==> flow/design.v <==
`timescale 1ns / 1ps
module alu(
        oe,
        opcode,
        in1,
        in2,
        carry,
        out,
        flags
    );
parameter width = 16;
parameter flags_width = 5;
input                       oe;
input [3:0]                 opcode;
input [width-1 : 0]         in1;
input [width-1 : 0]         in2;
input                       carry;
output[width-1 : 0]         out;
output[flags_width-1 : 0]   flags;   
reg [width-1 : 0]           result;
reg                         p, s, z, o, c;
always @(*) begin
    case(opcode)
        0: begin
            {c, result} = in1 + in2 + carry;
            o = (in1[width-1] == in2[width-1]) && (in1[width-1] != result[width-1]);
        end
        1: begin
            {c, result} = in1 - in2 - carry;
            o = (in1[width-1] != in2[width-1]) && (in1[width-1] != result[width-1]);
        end
        2: begin
            {c, result} = in2 - in1 - carry;
            o = (in2[width-1] != in1[width-1]) && (in2[width-1] != result[width-1]);
        end
        4: begin
            result = in1 & in2;
            c = 0;
            o = 0;
        end
        5: begin
            result = in1 | in2;
            c = 0;
            o = 0;
        end
        6: begin
            result = in1 ^ in2;
            c = 0;
            o = 0;
        end
        3: begin
            result = ~(in1 | in2);
            c = 0;
            o = 0;
        end
        7: begin
            result = (in1 << 1) | (in2 << 1);
            c = in1[width-1] | in2[width - 1];
            o = result[width-1] != c;
        end
        8: begin
            result = (in1 >> 1) | (in2 >> 1);
            c = in1[0] | in2[0];
            o = in1[width-1] | in2[width-1];
        end
        9: begin
            result = {in1[width-1], in1[width-1:1]} | {in2[width-1], in2[width-1:1]};
            c = in1[0] | in2[0];
            o = 0;
        end
        default: begin
            result = 0;
            c = 0;
            o = 0;
        end
    endcase
    z = result == 0;
    s = result[width-1];
    p = ~^result;
end
assign out = oe ? result : 0;
assign flags = {p, s, z, o, c};
endmodule
`timescale 1ns / 1ps
module bus(
        alu_in,
        ram_in,
        ram_out,
        io_in,
        io_out,
        regs_in,
        regs_out,
        cp_in,
        cp_out,
        ind_in,
        ind_out,
        am_out,
        aie_out,
        t1_out,
        t2_out,
        offset_in,
        ri_out,
        disp_out
    );
parameter width = 16;
input [width-1 : 0] alu_in;
input [width-1 : 0] ram_in;
input [width-1 : 0] io_in;
input [width-1 : 0] regs_in;
input [width-1 : 0] cp_in;
input [width-1 : 0] ind_in;
input [width-1 : 0] offset_in;
output[width-1 : 0] am_out;
output[width-1 : 0] aie_out;
output[width-1 : 0] t1_out;
output[width-1 : 0] t2_out;
output[width-1 : 0] ri_out;
output[width-1 : 0] ram_out;
output[width-1 : 0] io_out;
output[width-1 : 0] regs_out;
output[width-1 : 0] cp_out;
output[width-1 : 0] ind_out;
output[width-1 : 0] disp_out;
wire [width-1 : 0]  bus;
assign bus = alu_in | ram_in | io_in | regs_in | cp_in | ind_in | offset_in;
assign am_out = bus;
assign aie_out = bus;
assign ram_out = bus;
assign io_out = bus;
assign regs_out = bus;
assign cp_out = bus;
assign ind_out = bus;
assign t1_out = bus;
assign t2_out = bus;
assign ri_out = bus;
assign disp_out = bus;
endmodule
`timescale 1ns / 1ps
module register(
        clk,
        rst,
        oe,
        we,
        in,
        out,
        disp_out
    );
parameter width = 16;
input               clk;
input               rst;
input               oe;
input               we;
input [width-1 : 0] in;
output[width-1 : 0] out;
output[width-1 : 0] disp_out;
reg [width-1 : 0]   data;
always @(posedge clk) begin
    if(rst)
        data <= 0;
    else if(we)
        data <= in;
end
assign out = oe ? data : 0;
assign disp_out = data;
endmodule
`timescale 1ns / 1ps
module registers(
        clk,
        oe,
        we,
        addr,
        in,
        out,
        disp_addr,
        disp_out
    );
parameter width = 16;
parameter depth = 8;
parameter addr_width = 3;
input clk;
input oe;
input we;
input [addr_width-1 : 0]    addr;
input [width-1 : 0]         in;
output[width-1 : 0]         out;
input [addr_width-1 : 0]    disp_addr;
output[width-1 : 0]         disp_out;
reg [width-1 : 0]           regs[depth-1 : 0];
always @(posedge clk) begin
    if(we)
        regs[addr] <= in;
end
assign out = oe ? regs[addr] : 0;
assign disp_out = regs[disp_addr];
endmodule
`timescale 1ns / 1ps
module uc(
        clk,
        rst,
        ri,
        ind,
        regs_addr,
        regs_oe,
        regs_we,
        alu_oe,
        alu_carry,
        alu_opcode,
        ram_oe,
        ram_we,
        io_oe,
        io_we,
        cp_oe,
        cp_we,
        ind_sel,
        ind_oe,
        ind_we,
        am_oe,
        am_we,
        aie_oe,
        aie_we,
        t1_oe,
        t1_we,
        t2_oe,
        t2_we,
        ri_oe,
        ri_we,
        disp_state
    );
parameter word_width =          16;
parameter state_width =         16;
input                           clk;
input                           rst;
input [word_width-1 : 0]        ri;
input [word_width-1 : 0]        ind;
output reg                      alu_oe;
output reg                      alu_carry;
output reg[3 : 0]               alu_opcode;
output reg                      ram_oe;
output reg                      ram_we;
output reg                      io_oe;
output reg                      io_we;
output reg[2 : 0]               regs_addr;
output reg                      regs_oe;
output reg                      regs_we;
output reg                      cp_oe;
output reg                      cp_we;
output reg                      ind_sel;         
output reg                      ind_oe;
output reg                      ind_we;
output reg                      am_oe;
output reg                      am_we;
output reg                      aie_oe;
output reg                      aie_we;
output reg                      t1_oe;
output reg                      t1_we;
output reg                      t2_oe;
output reg                      t2_we;
output reg                      ri_oe;           
output reg                      ri_we;
output[state_width-1 : 0]       disp_state;
wire [0:6]                      cop;
wire                            d;
wire [0:1]                      mod;
wire [0:2]                      rg;
wire [0:2]                      rm;
wire [0:3]							  jump_val;
assign jump_val = {ri[4], ri[5], ri[6], ri[7]};
assign cop  = {ri[0], ri[1], ri[2], ri[3], ri[4], ri[5], ri[6]};
assign d    = {ri[7]};
assign mod  = {ri[8], ri[9]};
assign rg   = {ri[10], ri[11], ri[12]};
assign rm   = {ri[13], ri[14], ri[15]};
reg [state_width-1 : 0] state, state_next;
reg [state_width-1 : 0] decoded_src, decoded_src_next;       
reg [state_width-1 : 0] decoded_dst, decoded_dst_next;       
reg [state_width-1 : 0] decoded_exec, decoded_exec_next;     
reg [state_width-1 : 0] decoded_store, decoded_store_next;   
reg decoded_d, decoded_d_next;                               
always @(posedge clk) begin
    state <= 'h00;
    if(!rst) begin
        state <= state_next;
        if(state == 'h20) begin
            decoded_src <= decoded_src_next;
            decoded_dst <= decoded_dst_next;
            decoded_exec <= decoded_exec_next;
            decoded_store <= decoded_store_next;
            decoded_d <= decoded_d_next;
        end
    end
end
always @(*) begin
    state_next = 'h00;
    decoded_src_next = 'h00;
    decoded_dst_next = 'h00;
    decoded_exec_next = 'h00;
    decoded_store_next = 'h00;
    decoded_d_next = 0;
    alu_oe = 0;
    alu_carry = 0;
    alu_opcode = 0;
    ram_oe = 0;
    ram_we = 0;
    io_oe = 0;
    io_we = 0;
    regs_addr = 0;
    regs_oe = 0;
    regs_we = 0;
    cp_oe = 0;
    cp_we = 0;
    ind_sel = 0;
    ind_oe = 0;
    ind_we = 0;
    am_oe = 0;
    am_we = 0;
    aie_oe = 0;
    aie_we = 0;
    t1_oe = 0;
    t1_we = 0;
    t2_oe = 0;
    t2_we = 0;
    ri_oe = 0;
    ri_we = 0;
    case(state)
        'h00: begin
            state_next = 'h10;
        end
        'h10: begin
            cp_oe = 1;
            am_we = 1;
            state_next = 'h10 + 1;
        end
        'h10 + 'd1: begin
            am_oe = 1;
            state_next = 'h10 + 2;
        end
        'h10 + 'd2: begin
            ram_oe = 1;
            ri_we = 1;
            state_next = 'h20;
        end
        'h20: begin
				if(cop[1] == 0)begin		 
					if(cop[3] == 0) begin	 
						if(cop[0] == 0) begin	 
							if(cop[2] == 0) begin	 
								if(cop[5] == 1)begin				 
									decoded_d_next      = d;
									decoded_dst_next    = (mod == 2'b11) || (d == 1) ? 'h50 : 'h54;
									decoded_exec_next   = 'h60;
									decoded_src_next    = (cop[0:6] == 7'b0000011 && mod != 2'b11) ? 'h130 : ((mod == 2'b11) || (d == 1) ? 'h50 : 'h54);
									decoded_store_next  = (mod == 2'b11) || (d == 1) ? 'h70 : 'h74;
								end
								else begin							 
									decoded_d_next      = d;
									decoded_dst_next    = (mod == 2'b11) || (d == 1) ? 'h50 : 'h54;
									decoded_exec_next   = 'h60;
									decoded_src_next    = (cop[4:6]== 3'b101 && mod != 2'b11) ? 'h60 : ((mod == 2'b11) || (d == 0) ? 'h40 : 'h44);
									decoded_store_next  =  cop[4:6]== 3'b101 ? 'h10 : ((mod == 2'b11) || (d == 1) ? 'h70 : 'h74);
								end
							end
							if(cop[2] == 1) begin	 
								if(cop[5] == 1)begin				 
									decoded_d_next      = d;
									decoded_dst_next    = (mod == 2'b11) || (d == 1) ? 'h50 : 'h54;
									decoded_exec_next   = 'h60;
									decoded_src_next    = 'h110;
									decoded_store_next  = (mod == 2'b11) || (d == 1) ? 'h70 : 'h74;
								end
								else begin							 
									decoded_d_next      = d;
									decoded_dst_next    = (mod == 2'b11) || (d == 1) ? 'h50 : 'h54;
									decoded_exec_next   = 'h60;
									decoded_src_next    = 'h110;
									decoded_store_next  =  cop[4:6]== 3'b101 ? 'h10 : ((mod == 2'b11) || (d == 1) ? 'h70 : 'h74);
								end
							end
						end
						if(cop[0] == 1) begin	 
									decoded_d_next      = d;
									decoded_dst_next    = (mod == 2'b11) || (d == 1) ? 'h50 : 'h54;
									decoded_exec_next   = 'h60;
									decoded_src_next    = (cop[0:6] == 7'b1000011 && mod != 2'b11) ? 'h160 : ((mod == 2'b11) || (d == 1) ? 'h50 : 'h54);
									decoded_store_next  = 'h80;
						end
					end
					if(cop[3] == 1) begin	 
						if(cop[0] == 0) begin	 
							if(cop[2] == 0) begin	 
								 decoded_d_next      = 0;
								 decoded_dst_next    = mod == 2'b11 ? 'h50 : 'h54;
								 decoded_src_next    = mod == 2'b11 ? 'h40 : 'h44;
								 decoded_exec_next   = 'h60;
								 decoded_store_next  = mod == 2'b11 ? 'h70 : 'h74; 
							end
						end
						if(cop[0] == 1) begin	 
							if(cop[2] == 0) begin	 
								decoded_src_next	  = 'h60;
							end
						end
					end
				end
				if(cop[1] == 1)begin		 
					if(cop[3] == 0) begin	 
						if(cop[0] == 0) begin	 
							if(cop[2] == 0) begin	 
								decoded_d_next      = d;
								decoded_dst_next    = (mod == 2'b11) || (d == 1) ? 'h50 : 'h54;
								decoded_src_next    = (mod == 2'b11) || (d == 0) ? 'h40 : 'h44;
								decoded_exec_next   = 'h64;
								decoded_store_next  = 'h80 ; 
							end
							if(cop[2] == 1) begin	 
								decoded_d_next      = d;
								decoded_dst_next    = (mod == 2'b11) || (d == 1) ? 'h50 : 'h54; 
								decoded_src_next    = 'h110;
								decoded_exec_next   = 'h64;
								decoded_store_next  = 'h80 ;
							end
						end
					end
					if(cop[3] == 1) begin	 
						if(cop[0] == 0) begin	 
							if(cop[2] == 0) begin	 
								decoded_d_next      = d;
								decoded_dst_next    = (mod == 2'b11) || (d == 1) ? 'h50 : 'h54;	 
								decoded_src_next    = (mod == 2'b11) || (d == 0) ? 'h40 : 'h44;
								decoded_exec_next   = 'h64;
								decoded_store_next  = (mod == 2'b11) || (d == 1) ? 'h70 : 'h74;	 
							end
							if(cop[2] == 1) begin	 
								decoded_d_next      = d;
								decoded_dst_next    = (mod == 2'b11) || (d == 1) ? 'h50 : 'h54; 
								decoded_src_next    = 'h110;
								decoded_exec_next   = 'h64;
								decoded_store_next  = (mod == 2'b11) || (d == 1) ? 'h70 : 'h74;
							end
						end
					end
				end			
					case(mod)
						 2'b00: begin
							  state_next = rm[0] ? 'h34 : 'h30;
						 end
						 2'b11: begin
							  state_next = decoded_src_next;
						 end
						 2'b10: begin
							  state_next = 'h90;
						 end
					endcase
        end
		  'h150:begin
				regs_addr = 3;
				regs_oe = 1;
				t2_we = 1;
				state_next = 'h150 + 1;
		  end
		  'h150 + 'd1:begin
				t1_oe = 0;
				t2_oe = 1;
				alu_opcode = 2;
				alu_carry = 1;
				alu_oe = 1;
				regs_addr = 3;
				regs_we = 1;
				t2_we = 1;
				am_we = 1;
				state_next = 'h150 + 2;
		  end
		  'h150 +'d2:begin
				am_oe = 1;
				ind_oe = 1;
				ram_we = 1;
				state_next = 'h120 + 3;
		  end
		  'h120:begin
				regs_addr = 3;
				regs_oe = 1;
				t2_we = 1;
				state_next = 'h120 + 1;
		  end
		  'h120 + 'd1:begin
				t1_oe = 0;
				t2_oe = 1;
				alu_opcode = 2;
				alu_carry = 1;
				alu_oe = 1;
				regs_addr = 3;
				regs_we = 1;
				t2_we = 1;
				am_we = 1;
				state_next = 'h120 + 2;
		  end
		  'h120 +'d2:begin
				am_oe = 1;
				t1_oe = 1;
				t2_oe = 0;
				alu_opcode = 5;
				alu_oe = 1;
				ram_we = 1;
				state_next = 'h120 + 3;
		  end
		  'h120+'d3:begin
				state_next = 'h80;
		  end
		  'h160:begin
				regs_addr = 3;
				regs_oe = 1;
				am_we = 1;
				t2_we = 1;
				state_next = 'h160 +1;
			end	
		  'h160 + 'd1:begin
				t2_oe = 1;
				alu_opcode = 0;
				alu_carry = 1;
				alu_oe = 1;
				regs_addr = 3;
				regs_we = 1;
				am_oe = 1;
				state_next = 'h160+2;
			end
		  'h160+ 'd2:begin
				ram_oe = 1;
				ind_we = 1;
				state_next = decoded_store;
			end
		  'h130:begin
				regs_addr = 3;
				regs_oe = 1;
				am_we = 1;
				t2_we = 1;
				state_next = 'h130 +1;
			end
			'h130 + 'd1:begin
				t1_oe = 0;
				t2_oe = 1;
				alu_opcode = 0;
				alu_carry = 1;
				alu_oe = 1;
				regs_addr = 3;
				regs_we = 1;
				am_oe = 1;
				state_next = 'h130+2;
			end
			'h130+ 'd2:begin
				ram_oe = 1;
				t2_we = 1;
				if(mod == 2'b11)
					state_next = 'h130+4;
				else
					state_next = 'h130+3;
			end
			'h130+ 'd3:begin
				t1_oe = 1;
				t2_oe = 0;
				alu_opcode = 5;
				alu_oe = 1;
				am_we = 1;
				state_next = 'h130+4;
			end
			'h130+ 'd4:begin
				t1_oe = 0;
				t2_oe = 1;
				alu_opcode = 5;
				alu_oe = 1;
				t1_we = 1;
				state_next = decoded_store;
			end
		  'h90: begin
				cp_oe = 1;
				t1_we = 1;
				state_next = 'h90 + 1;
		  end
		  'h90 + 'd1: begin
				t1_oe = 1;
            t2_oe = 0;
            alu_carry = 1;
            alu_opcode = 0;
				alu_oe = 1;
				cp_we = 1;
				state_next = rm[0] ? 'h34 : 'h30;
		  end
		  'h34: begin
            regs_addr = rm;
            regs_oe = 1;
            if(decoded_d)
                t2_we = 1;
            else
                t1_we = 1;
            if(mod == 2'b10)
					state_next = 'h100;
				else
					if(cop[2] == 1)
						state_next = 'h110;
					else
						state_next = decoded_src;
        end
		  'h30: begin
            regs_addr = rm[1] ? 7 : 6;
            regs_oe = 1;
            t1_we = 1;
            state_next = 'h30 + 1;
        end
        'h30 + 'd1: begin
            regs_addr = rm[2] ? 5 : 4;
            regs_oe = 1;
            t2_we = 1;
            state_next = 'h30 + 2;
        end
        'h30 + 'd2: begin
            t1_oe = 1;
            t2_oe = 1;
            alu_carry = 0;
            alu_opcode = 0;
            alu_oe = 1;
            if(decoded_d)
                t2_we = 1;
            else
                t1_we = 1;
				if(mod == 2'b10)
					state_next = 'h100;
				else
					if(cop[2] == 1)
						state_next = 'h110;
					else
						state_next = decoded_src;
        end
		  'h100: begin
				cp_oe = 1;
            am_we = 1;
				state_next = 'h100 + 1;
		  end
		  'h100 + 'd1: begin
				am_oe = 1;
				state_next = 'h100 + 2;
		  end
		  'h100 + 'd2: begin
				ram_oe = 1;
				if(decoded_d)
                t1_we = 1;
            else
                t2_we = 1;
				state_next = 'h100 + 3;
		  end
		  'h100 + 'd3: begin
				t1_oe = 1;
            t2_oe = 1;
            alu_carry = 0;
            alu_opcode = 0;
            alu_oe = 1;
            if(decoded_d)
                t2_we = 1;
            else
                t1_we = 1;
				if(cop[2] == 1)
					state_next = 'h110;
				else	
					state_next = decoded_src;
		  end
		  'h110: begin
				cp_oe = 1;
				t2_we = 1;
				state_next = 'h110 + 1;
		  end
		  'h110 + 'd1: begin
				t1_oe = 0;
				t2_oe = 1;
				alu_carry = 1;
            alu_opcode = 0;
				alu_oe = 1;
				cp_we = 1;
				state_next = 'h110 + 2;
		  end
		  'h110 + 'd2: begin
				cp_oe = 1;
				am_we = 1;
				state_next = 'h110 + 3;
		  end
		  'h110 + 'd3: begin
				am_oe = 1;
				state_next = 'h110 + 4;
		  end
		  'h110 + 'd4: begin
				ram_oe = 1;
				if(decoded_d)
                t1_we = 1;
            else
                t2_we = 1;
				state_next = decoded_dst;
		  end
        'h40: begin
            regs_addr = decoded_d ? rm : rg;
            regs_oe = 1;
            t2_we = 1;
            state_next = decoded_dst;
        end
        'h44: begin
            t1_oe = 0;
            t2_oe = 1;
            alu_opcode = 5;
            alu_oe = 1;
            am_we = 1;
            state_next = 'h44 + 1;
        end
        'h44 + 'd1: begin
            am_oe = 1;
            state_next = 'h44 + 2;
        end
        'h44 + 'd2: begin
            ram_oe = 1;
            t2_we = 1;
            state_next = decoded_dst;
        end
        'h50: begin
            regs_addr = decoded_d ? rg : rm;
            regs_oe = 1;
            t1_we = 1;
				if(cop[0:6] == 2)
					state_next = 'h120;
				else	if(cop[0:6] == 3)
					state_next = 'h130;
				else	if(cop[0:6] == 7'b1000010)
					state_next = 'h150;
				else	if(cop[0:6] == 7'b1000011)
					state_next = 'h160;
				else
					state_next = decoded_exec;
        end
        'h54: begin
            t1_oe = 1;
            t2_oe = 0;
            alu_opcode = 5;
            alu_oe = 1;
            am_we = 1;
            state_next = 'h54 + 1;
        end
        'h54 + 'd1: begin
            am_oe = 1;
            state_next = 'h54 + 2;
        end
        'h54 + 'd2: begin
            ram_oe = 1;
            t1_we = 1;
				if(cop[0:6] == 2)
					state_next = 'h120;
				else	if(cop[0:6] == 3)
					state_next = 'h130;
				else	if(cop[0:6] == 7'b1000010)
					state_next = 'h150;
				else	if(cop[0:6] == 7'b1000011)
					state_next = 'h160;
				else
					state_next = decoded_exec;
        end
        'h60: begin
					if(cop[0] == 0) begin  
						if(cop[3] == 1) begin
							t1_oe = 1;
							case(cop[4:6])
								 3'b000: begin                                
									  alu_carry = 1;
									  alu_opcode = 0;
								 end
								 3'b001: begin                                
									  alu_carry = 1;
									  alu_opcode = 1;
								 end
								 3'b010: begin                                
									  alu_carry = 0;
									  alu_opcode = 2;
								 end
								 3'b011: begin                                
									  alu_opcode = 3;
								 end
								 3'b100: alu_opcode = 7;                   
								 3'b101: alu_opcode = 8;                   
								 3'b110: alu_opcode = 9;                   
							endcase
							ind_sel = 1;
							ind_we = 1;
						end
						else begin
							case(cop[4:6])
								3'b000: begin												 
									t2_oe = 1;
									alu_opcode = 5;
								end
								3'b101:begin												 
									t1_oe = 1;
									alu_opcode = 5;
									cp_we = 1;
								end
							endcase
						end
						alu_oe = 1;
						t1_we = 1;
						state_next = decoded_store;
					end
					else begin 
						case(jump_val)
							4'b0000: begin									 
								if( (ind[4] | ind[2]) == 1 )
									state_next = 'h140;
								else state_next = 'h80;
							end
							4'b0001: begin									 
								if( ind[3] == 1 )
									state_next = 'h140;
								else state_next = 'h80;
							end
							4'b0010: begin									 
								if( ((ind[1]^ind[3]) | ind[2]) == 1 )
									state_next = 'h140;
								else state_next = 'h80;
							end
							4'b0011: begin									 
								if( (ind[1]^ind[3]) == 1 )
									state_next = 'h140;
								else state_next = 'h80;
							end
							4'b0100: begin									 
								if( ind[2] == 1 )
									state_next = 'h140;
								else state_next = 'h80;
							end
							4'b0101: begin									 
								if( ind[1] == 1 )
									state_next = 'h140;
								else state_next = 'h80;
							end
							4'b0110: begin									 
								if( ind[3] == 1 )
									state_next = 'h140;
								else state_next = 'h80;
							end
							4'b0111: begin									 
								if( ind[4] == 1 )
									state_next = 'h140;
								else state_next = 'h80;
							end
							4'b1000: begin									 
								if( (ind[4] | ind[2] ) == 0 )
									state_next = 'h140;
								else state_next = 'h80;
							end
							4'b1001: begin									 
								if( ind[0] == 0 )
									state_next = 'h140;
								else state_next = 'h80;
							end
							4'b1010: begin									 
								if( ((ind[1]^ind[3]) | ind[2]) == 0 )
									state_next = 'h140;
								else state_next = 'h80;
							end
							4'b1011: begin									 
								if( (ind[1]^ind[3]) == 0 )
									state_next = 'h140;
								else state_next = 'h80;
							end
							4'b1100: begin									 
								if( ind[2] == 0 )
									state_next = 'h140;
								else state_next = 'h80;
							end
							4'b1101: begin									 
								if( ind[1] == 0 )
									state_next = 'h140;
								else state_next = 'h80;
							end
							4'b1110: begin									 
								if( ind[3] == 0 )
									state_next = 'h140;
								else state_next = 'h80;
							end
							4'b1111: begin									 
								if( ind[4] == 0 )
									state_next = 'h140;
								else state_next = 'h80;
							end
						endcase
					end
        end
        'h64: begin
            t1_oe = 1;
            t2_oe = 1;
            case(cop[4:6])
                3'b000: begin                                
                    alu_carry = 0;
                    alu_opcode = 0;
                end
                3'b001: begin                                
                    alu_carry = ind[0];
                    alu_opcode = 0;
                end
                3'b010: begin                                
                    alu_carry = 0;
                    alu_opcode = 1;
                end
                3'b011: begin                                
                    alu_carry = ind[0];
                    alu_opcode = 1;
                end
                3'b100: alu_opcode = 4;                   
                3'b101: alu_opcode = 5;                    
                3'b110: alu_opcode = 6;                   
            endcase
            alu_oe = 1;
            t1_we = 1;
            ind_sel = 1;
            ind_we = 1;
            state_next = decoded_store;
        end
		  'h140:begin
				cp_oe = 1;
				t1_we = 1;
				state_next = 'h140 + 1;
		  end
		  'h140 + 'd1:begin
				ri_oe = 1;
				t2_we = 1;
				state_next = 'h140 + 2;
		  end
		  'h140 + 'd2:begin
				t1_oe = 1;
				t2_oe = 1;
				alu_opcode = 0;
				alu_carry = 0;
				alu_oe = 1;
				cp_we = 1;
				state_next = 'h10;
		  end
        'h70: begin
            t1_oe = 1;
            t2_oe = 0;
            alu_opcode = 5;
            alu_oe = 1;
            regs_addr = decoded_d ? rg : rm;
            regs_we = 1;
            state_next = 'h80;
        end
        'h74: begin
            t1_oe = 1;
            t2_oe = 0;
            alu_opcode = 5;
            alu_oe = 1;
            am_oe = 1;
            ram_we = 1;
            state_next = 'h74 + 1;
        end
        'h74 + 'd1: begin
            state_next = 'h80;
        end
        'h80: begin
            cp_oe = 1;
            t1_we = 1;
            state_next = 'h80 + 1;
        end
        'h80 + 'd1: begin
            t1_oe = 1;
            cp_we = 1;
            alu_oe = 1;
            alu_carry = 1;
            alu_opcode = 0;
            state_next = 'h10;
        end
        default: ;
    endcase
end
assign disp_state = state;
endmodule
`timescale 1ns / 1ps
module calc_didactic(
        clk,
        rst,
        mem_addr,
        mem_we,
        mem_wdata,
        mem_rdata
    );
parameter addr_width = 10;
parameter word_width = 16;
input                       clk;
input                       rst;
output[addr_width-1 : 0]    mem_addr;
output                      mem_we;
output[word_width-1 : 0]    mem_wdata;
input [word_width-1 : 0]    mem_rdata;
wire[word_width-1 : 0]      disp_cp, disp_ind, disp_am, disp_aie, disp_t1, disp_t2, disp_ri, disp_mag;
wire[word_width-1 : 0]      disp_state, disp_reg_data;
wire[word_width-1 : 0]      io_in;
wire                        io_oe, io_we;
wire                        cp_oe;
wire                        cp_we;
wire[word_width-1 : 0]      cp_in;
wire[word_width-1 : 0]      cp_out;
register #(word_width) cp(clk, rst, cp_oe, cp_we, cp_in, cp_out, disp_cp);
wire                        ind_oe;
wire                        ind_we;
wire[word_width-1 : 0]      ind_in;
wire[word_width-1 : 0]      ind_out;
register #(word_width) ind(clk, rst, ind_oe, ind_we, ind_in, ind_out, disp_ind);
wire                        am_oe;
wire                        am_we;
wire[word_width-1 : 0]      am_in;
wire[word_width-1 : 0]      am_out;
register #(word_width) am(clk, rst, am_oe, am_we, am_in, am_out, disp_am);
wire                        aie_oe;
wire                        aie_we;
wire[word_width-1 : 0]      aie_in;
wire[word_width-1 : 0]      aie_out;
register #(word_width) aie(clk, rst, aie_oe, aie_we, aie_in, aie_out, disp_aie);
wire                        t1_oe;
wire                        t1_we;
wire[word_width-1 : 0]      t1_in;
wire[word_width-1 : 0]      t1_out;
register #(word_width) t1(clk, rst, t1_oe, t1_we, t1_in, t1_out, disp_t1);
wire                        t2_oe;
wire                        t2_we;
wire[word_width-1 : 0]      t2_in;
wire[word_width-1 : 0]      t2_out;
register #(word_width) t2(clk, rst, t2_oe, t2_we, t2_in, t2_out, disp_t2);
wire                        ri_oe;
wire                        ri_we;
wire[word_width-1 : 0]      ri_in;
wire[word_width-1 : 0]      ri_out;
register #(word_width) ri(clk, rst, ri_oe, ri_we, ri_in, ri_out, disp_ri);
wire                        alu_oe;
wire[3 : 0]                 alu_opcode;
wire                        alu_carry;
wire[word_width-1 : 0]      alu_out;
wire[4 : 0]                 alu_flags;
alu #(word_width, 5) alu(alu_oe, alu_opcode, t1_out, t2_out, alu_carry, alu_out, alu_flags);
wire                        ram_oe;
wire                        ram_we;
wire[word_width-1 : 0]      ram_in;
wire[word_width-1 : 0]      ram_out;
assign mem_addr = am_out[addr_width-1 : 0];
assign mem_we = ram_we;
assign mem_wdata = ram_in;
assign ram_out = ram_oe ? mem_rdata : 0;
wire                        regs_oe;
wire                        regs_we;
wire[2 : 0]                 regs_addr;
wire[word_width-1 : 0]      regs_in;
wire[word_width-1 : 0]      regs_out;
registers #(word_width) regs(clk, regs_oe, regs_we, regs_addr, regs_in, regs_out, 3'b000, disp_reg_data);
wire                        ind_sel;
wire[word_width-1 : 0]      ind_mag;
assign ind_in = ind_sel ? alu_flags : ind_mag;
wire[word_width-1 : 0]      offset_out;
assign offset_out = {{8{ri_out[8]}}, ri_out[8], ri_out[9], ri_out[10], ri_out[11], ri_out[12], ri_out[13], ri_out[14], ri_out[15]};
bus #(word_width) mag(alu_out, ram_out, ram_in, {word_width{1'b0}}, io_in, regs_out, regs_in, cp_out, cp_in, ind_out, ind_mag, am_in, aie_in, t1_in, t2_in, offset_out, ri_in, disp_mag);
uc #(word_width) uc(clk, rst, disp_ri, disp_ind, regs_addr, regs_oe, regs_we, alu_oe, alu_carry, alu_opcode, ram_oe, ram_we, io_oe, io_we, cp_oe, cp_we, ind_sel, ind_oe, ind_we, am_oe, am_we, aie_oe, aie_we, t1_oe, t1_we, t2_oe, t2_we, ri_oe, ri_we, disp_state);
endmodule
# From RTL to reports: calc_didactic
# Tool output for the design above before and after an edit, in the order of the flow.
# "before" refers to lines of the RTL above, "after" to lines of the edited file.
# "delta": "after" minus "before" as printed here. "rel_change_pct": 100 x difference / "before".
# Library cell names are shortened.
# A cell with - has no value.
# inputs
top_module	calc_didactic
clk_port	clk
cell_library	sky130hd
lib_corner	tt_025C_1v80

# Diff
# The edit as a unified diff against the file above.
# The edited RTL no longer does the same as the RTL above: the edit was made by script, with no optimisation intended.
# begin of diff
@@ -27,5 +27,5 @@
         end
         1: begin
-            {c, result} = in1 - in2 - carry;
+            {c, result} = in1 - in2 ^ carry;
             o = (in1[width-1] != in2[width-1]) && (in1[width-1] != result[width-1]);
         end
# end of diff

# Elaborated design
# Source: Yosys, flattened and elaborated, memories not mapped. Widths are those after wreduce. Registers that Yosys merges into a memory's read port (data or address) are not register bits. Print and check cells do not count.
# Memory sizes are those after Yosys's memory passes, which may raise the word count (mostly to a power of two), join words into wider ones and drop unused or constant bits.
# bits
element	before	after	delta	rel_change_pct
reg_bits	171	171	0	0.00
latch_bits	0	0	0	-
ramBits	128	128	0	0.00
mem_bits_ro	0	0	0	-
clocked_rd_ports_x_width	0	0	0	-
n_memories	1	1	0	0.00
inputBits	18	18	0	0.00
wordCells	349	349	0	0.00
# memory_table
element	before	after
mem_shapes	regs.regs 8x16 r1 w1	regs.regs 8x16 r1 w1
# op_classes
element	before	after	delta	rel_change_pct
addsub	6	5	-1	-16.67
multipliers	0	0	0	-
n_div	0	0	0	-
cmp	0	0	0	-
equal	99	99	0	0.00
n_shift	0	0	0	-
mux	159	159	0	0.00
bitwise	19	20	1	5.26
reduce_and_logical	53	53	0	0.00
# ops
op	before	after	delta	rel_change_pct
subtractor 17 x 1 -> 17 bit	2	1	-1	-50.00
bitwise XOR 17 x 1 -> 17 bit	0	1	1	-
# Unchanged operator kinds not shown: 71.

# Depth
# Yosys ltp: most cells in a row. Word level: on the elaborated netlist, between registers, memories and ports. Mapped: between sequential cells and ports; inverters and the memories' decode and read muxes count.
# logic_depth
element	before	after	delta	rel_change_pct
depth_word	22	22	0	0.00
abc_area	0	0	-	-
depth_mapped	29	28	-1	-3.45
ltp_nobuf	24	24	0	0.00

# Mapped cells and area
# Source: synth_stat.txt of the flow (Yosys; design flattened, memories mapped). It holds for the ABC_AREA given above (unset counts as 0); a run with the other value may have another netlist.
# types
cell_type	before	after	delta	rel_change_pct
nand2_1	221	165	-56	-25.34
mux2i_1	23	73	50	217.39
nor2_1	164	190	26	15.85
ha_1	96	70	-26	-27.08
a21oi_1	98	73	-25	-25.51
inv_1	103	85	-18	-17.48
nand3_1	53	38	-15	-28.30
o22ai_1	19	7	-12	-63.16
o211ai_1	23	13	-10	-43.48
fa_1	6	16	10	166.67
a221oi_1	18	27	9	50.00
o21ai_1	5	14	9	180.00
and2_1	31	23	-8	-25.81
a21o_1	22	16	-6	-27.27
nand4_1	13	19	6	46.15
nor3b_1	11	5	-6	-54.55
or2_2	3	9	6	200.00
mux2_2	2	8	6	300.00
# Unchanged cell types not shown: 17.
# Not every row of either side is listed.
# mapped
element	before	after	delta	rel_change_pct
mapped_cells	1833	1755	-78	-4.26
yosys_area_um2	16478.3	16273.1	-205.2	-1.25
seq_area_um2	6195.9	6195.9	0.0	0.00
ff_cells	239	239	0	0.00
# The figures by module come from a second, unflattened synthesis with its own total; it is not the netlist above.
# hier_totals
element	before	after	delta	rel_change_pct
cells_unflattened	2119	2056	-63	-2.97
hier_area_um2	19582.5	19313.5	-269.0	-1.37
# Each row is one instance without its submodules.
# by_module_before
mod	instances	n_cells	mod_area_um2
registers #(width=16)	1	361	6138.4
alu	1	638	4355.4
register #(width=16)	6	69	684.4
uc #(word_width=16)	1	462	3265.6
bus #(width=16)	1	208	1441.4
calc_didactic	1	36	275.3
# by_module_after
mod	instances	n_cells	mod_area_um2
registers #(width=16)	1	361	6138.4
register #(width=16)	6	69	684.4
alu	1	575	4086.4
uc #(word_width=16)	1	462	3265.6
bus #(width=16)	1	208	1441.4
calc_didactic	1	36	275.3

# Timing after synthesis
# OpenSTA on the mapped netlist: ideal clock, no wires. The path of least setup slack (recovery checks aside). Input and output delay are each 20% of the period. Register names are those of the netlist, which keeps one name where synthesis merged equal registers.
# synth_timing
element	before	after	delta	rel_change_pct
path_kind	register to output	register to output	-	-
startpoint	register uc.state[2]	register uc.state[1]	-	-
endpoint	output mem_wdata[15]	output mem_wdata[13]	-	-
period_ns	10.0	10.0	0.0	0.00
output_delay_ns	2.000	2.000	0.000	0.00
launch_ns	0.000	0.000	0.000	-
arrival_time_ns	4.994	4.869	-0.125	-2.50
required_ns	8.000	8.000	0.000	0.00
path_slack_ns	3.006	3.131	0.125	-
delay_ns	4.994	4.869	-0.125	-2.50
path_stages	22	22	0	0.00
period_less_setup_slack_ns	6.994	6.869	-0.125	-1.79
# "delay_ns" = arrival - input delay + setup time.
# At an output port there is no setup time.
# "path_stages" counts driving pins, that of a launching flip-flop among them; a cell with two outputs on the path counts twice.
# "period_less_setup_slack_ns" is the clock period less the worst setup slack; recovery checks do not enter. This is arithmetic on one report: input and output delays are still those of the set period (20% each).
# The rows between start and end are the longest chain of elaborated cells between them; the timing report does not say that the signal goes this way. Where chains are equally long, one stands for them.
# Each line given opens the expression or statement behind the cell; cells for indexed reads and writes are added by Yosys, which also makes memories of some case tables.
# synth_between_before
path_cell_list	dfxtp_1 buf_4 buf_4 or4_1 clkbuf_1 nor4_1 a211o_1 or2_2 buf_2 buf_1 nand2_1 ha_1 inv_1 ha_1 a21o_1 a21o_1 a21o_1 or3b_2 o221ai_1 xnor2_2 a211oi_4 o21bai_1
elab_chain_len	13
# synth_lines_before
element	line_no	source
start, declared	273	reg [state_width-1 : 0] state, state_next;
start, assigned	280	state <= 'h00;
start, assigned	282	state <= state_next;
equality test 16 x 9 -> 1 bit	324	case(state)
OR reduction 11 bit	-
parallel mux 1 bit (select 2 bit)	324
two-way mux 16 bit	163	assign out = oe ? data : 0;
subtractor 16 x 16 -> 17 bit	33	{c, result} = in2 - in1 - carry;
subtractor 17 x 1 -> 17 bit	33
parallel mux 16 bit (select 10 bit)	23	case(opcode)
two-way mux 16 bit	81	assign out = oe ? result : 0;
OR 16 bit x5	125	assign bus = alu_in | ram_in | io_in | regs_in | cp_in | ind_in | offset_in;
end, declared	990	output[word_width-1 : 0]    mem_wdata;
# synth_between_after
path_cell_list	dfxtp_1 or4_4 buf_6 a2111oi_0 or4_1 or2_2 clkbuf_1 clkbuf_1 nand2_1 inv_1 ha_1 inv_1 fa_1 nor2_1 a221oi_1 nand4_1 o21ai_0 o211a_1 o41ai_1 a211oi_1 o311a_4 inv_1
elab_chain_len	13
# synth_lines_after
element	line_no	source
start, declared	273	reg [state_width-1 : 0] state, state_next;
start, assigned	280	state <= 'h00;
start, assigned	282	state <= state_next;
equality test 16 x 9 -> 1 bit	324	case(state)
OR reduction 11 bit	-
parallel mux 1 bit (select 2 bit)	324
two-way mux 16 bit	163	assign out = oe ? data : 0;
subtractor 16 x 16 -> 17 bit	33	{c, result} = in2 - in1 - carry;
subtractor 17 x 1 -> 17 bit	33
parallel mux 16 bit (select 10 bit)	23	case(opcode)
two-way mux 16 bit	81	assign out = oe ? result : 0;
OR 16 bit x5	125	assign bus = alu_in | ram_in | io_in | regs_in | cp_in | ind_in | offset_in;
end, declared	990	output[word_width-1 : 0]    mem_wdata;

# Path in the finished layout
# From the final timing report of each run of pair A: the path of least setup slack in the routed layout; clock arrival at registers is part of the times.
# layout_timing
element	before	after	delta	rel_change_pct
path_kind	register to output	register to output	-	-
startpoint	register uc.state[1]	register uc.state[8]	-	-
endpoint	output mem_wdata[6]	output mem_wdata[14]	-	-
period_ns	10.0	10.0	0.0	0.00
output_delay_ns	2.00	2.00	0.00	0.00
launch_ns	0.57	0.52	-0.05	-8.77
arrival_time_ns	7.54	7.71	0.17	2.25
required_ns	8.00	8.00	0.00	0.00
path_slack_ns	0.46	0.29	-0.17	-
path_stages	22	19	-3	-13.64
# The rows between start and end are the longest chain of elaborated cells between them; the timing report does not say that the signal goes this way. Where chains are equally long, one stands for them.
# layout_between_before
path_cell_list	dfxtp_1 or4_1 nor4_1 a211o_1 or2_2 nand2_1 inv_1 fa_1 inv_1 fa_1 a21boi_0 o21a_1 nor2_1 o21bai_1 xor2_1 a22oi_1 o311ai_1 a2111oi_0 buf_4 o21a_2 inv_1 clkdlybuf4s50_1
elab_chain_len	13
# layout_lines_before
element	line_no	source
start, declared	273	reg [state_width-1 : 0] state, state_next;
start, assigned	280	state <= 'h00;
start, assigned	282	state <= state_next;
equality test 16 x 9 -> 1 bit	324	case(state)
OR reduction 11 bit	-
parallel mux 1 bit (select 2 bit)	324
two-way mux 16 bit	163	assign out = oe ? data : 0;
subtractor 16 x 16 -> 17 bit	33	{c, result} = in2 - in1 - carry;
subtractor 17 x 1 -> 17 bit	33
parallel mux 16 bit (select 10 bit)	23	case(opcode)
two-way mux 16 bit	81	assign out = oe ? result : 0;
OR 16 bit x5	125	assign bus = alu_in | ram_in | io_in | regs_in | cp_in | ind_in | offset_in;
end, declared	990	output[word_width-1 : 0]    mem_wdata;
# layout_between_after
path_cell_list	dfxtp_1 or4bb_1 a2111oi_0 or4_1 or2_2 nand2_1 inv_1 ha_1 inv_1 fa_1 inv_1 a21o_1 a2111oi_0 o221ai_1 a21o_1 a21oi_1 a211oi_2 o221ai_2 clkdlybuf4s50_1
elab_chain_len	13
# layout_lines_after
element	line_no	source
start, declared	273	reg [state_width-1 : 0] state, state_next;
start, assigned	280	state <= 'h00;
start, assigned	282	state <= state_next;
equality test 16 x 9 -> 1 bit	324	case(state)
OR reduction 11 bit	-
parallel mux 1 bit (select 2 bit)	324
two-way mux 16 bit	163	assign out = oe ? data : 0;
subtractor 16 x 16 -> 17 bit	33	{c, result} = in2 - in1 - carry;
subtractor 17 x 1 -> 17 bit	33
parallel mux 16 bit (select 10 bit)	23	case(opcode)
two-way mux 16 bit	81	assign out = oe ? result : 0;
OR 16 bit x5	125	assign bus = alu_in | ram_in | io_in | regs_in | cp_in | ind_in | offset_in;
end, declared	990	output[word_width-1 : 0]    mem_wdata;

# Layout results
# Runs of the flow (Yosys, OpenROAD) on both versions; the two runs of a pair have the same settings. The constraints put input and output delay at 20% of the set period each and load the outputs with 0.01 pF.
# flow_settings_pair_A
CORE_UTILIZATION	40
period_ns	10.0
CAP_MARGIN	20
CORE_MARGIN	2
SLEW_MARGIN	20
# results_pair_A
element	before	after	delta	rel_change_pct
yosys.chip_area_um2	16478.3	16273.1	-205.2	-1.25
total_die_area_um2	42834.5	42312.5	-522.0	-1.22
final_util_pct	45.2	45.6	0.4	-
fin_ws_ns	0.462	0.291	-0.171	-
setup_tns_ns	0.000	0.000	0.000	-
worst_hold_slack_ns	0.455	0.454	-0.001	-
# flow_settings_pair_B
CORE_UTILIZATION	42
CTS_CLUSTER_DIAMETER	165
MAX_ROUTING_LAYER	met4
PLACE_DENSITY	0.57
SLEW_MARGIN	10
period_ns	8.61
CAP_MARGIN	20
CORE_MARGIN	2
# results_pair_B
element	before	after	delta	rel_change_pct
yosys.chip_area_um2	16478.3	16273.1	-205.2	-1.25
total_die_area_um2	40834.3	40336.7	-497.6	-1.22
final_util_pct	48.0	48.3	0.3	-
fin_ws_ns	0.268	0.273	0.005	-
setup_tns_ns	0.000	0.000	0.000	-
worst_hold_slack_ns	0.453	0.454	0.001	-
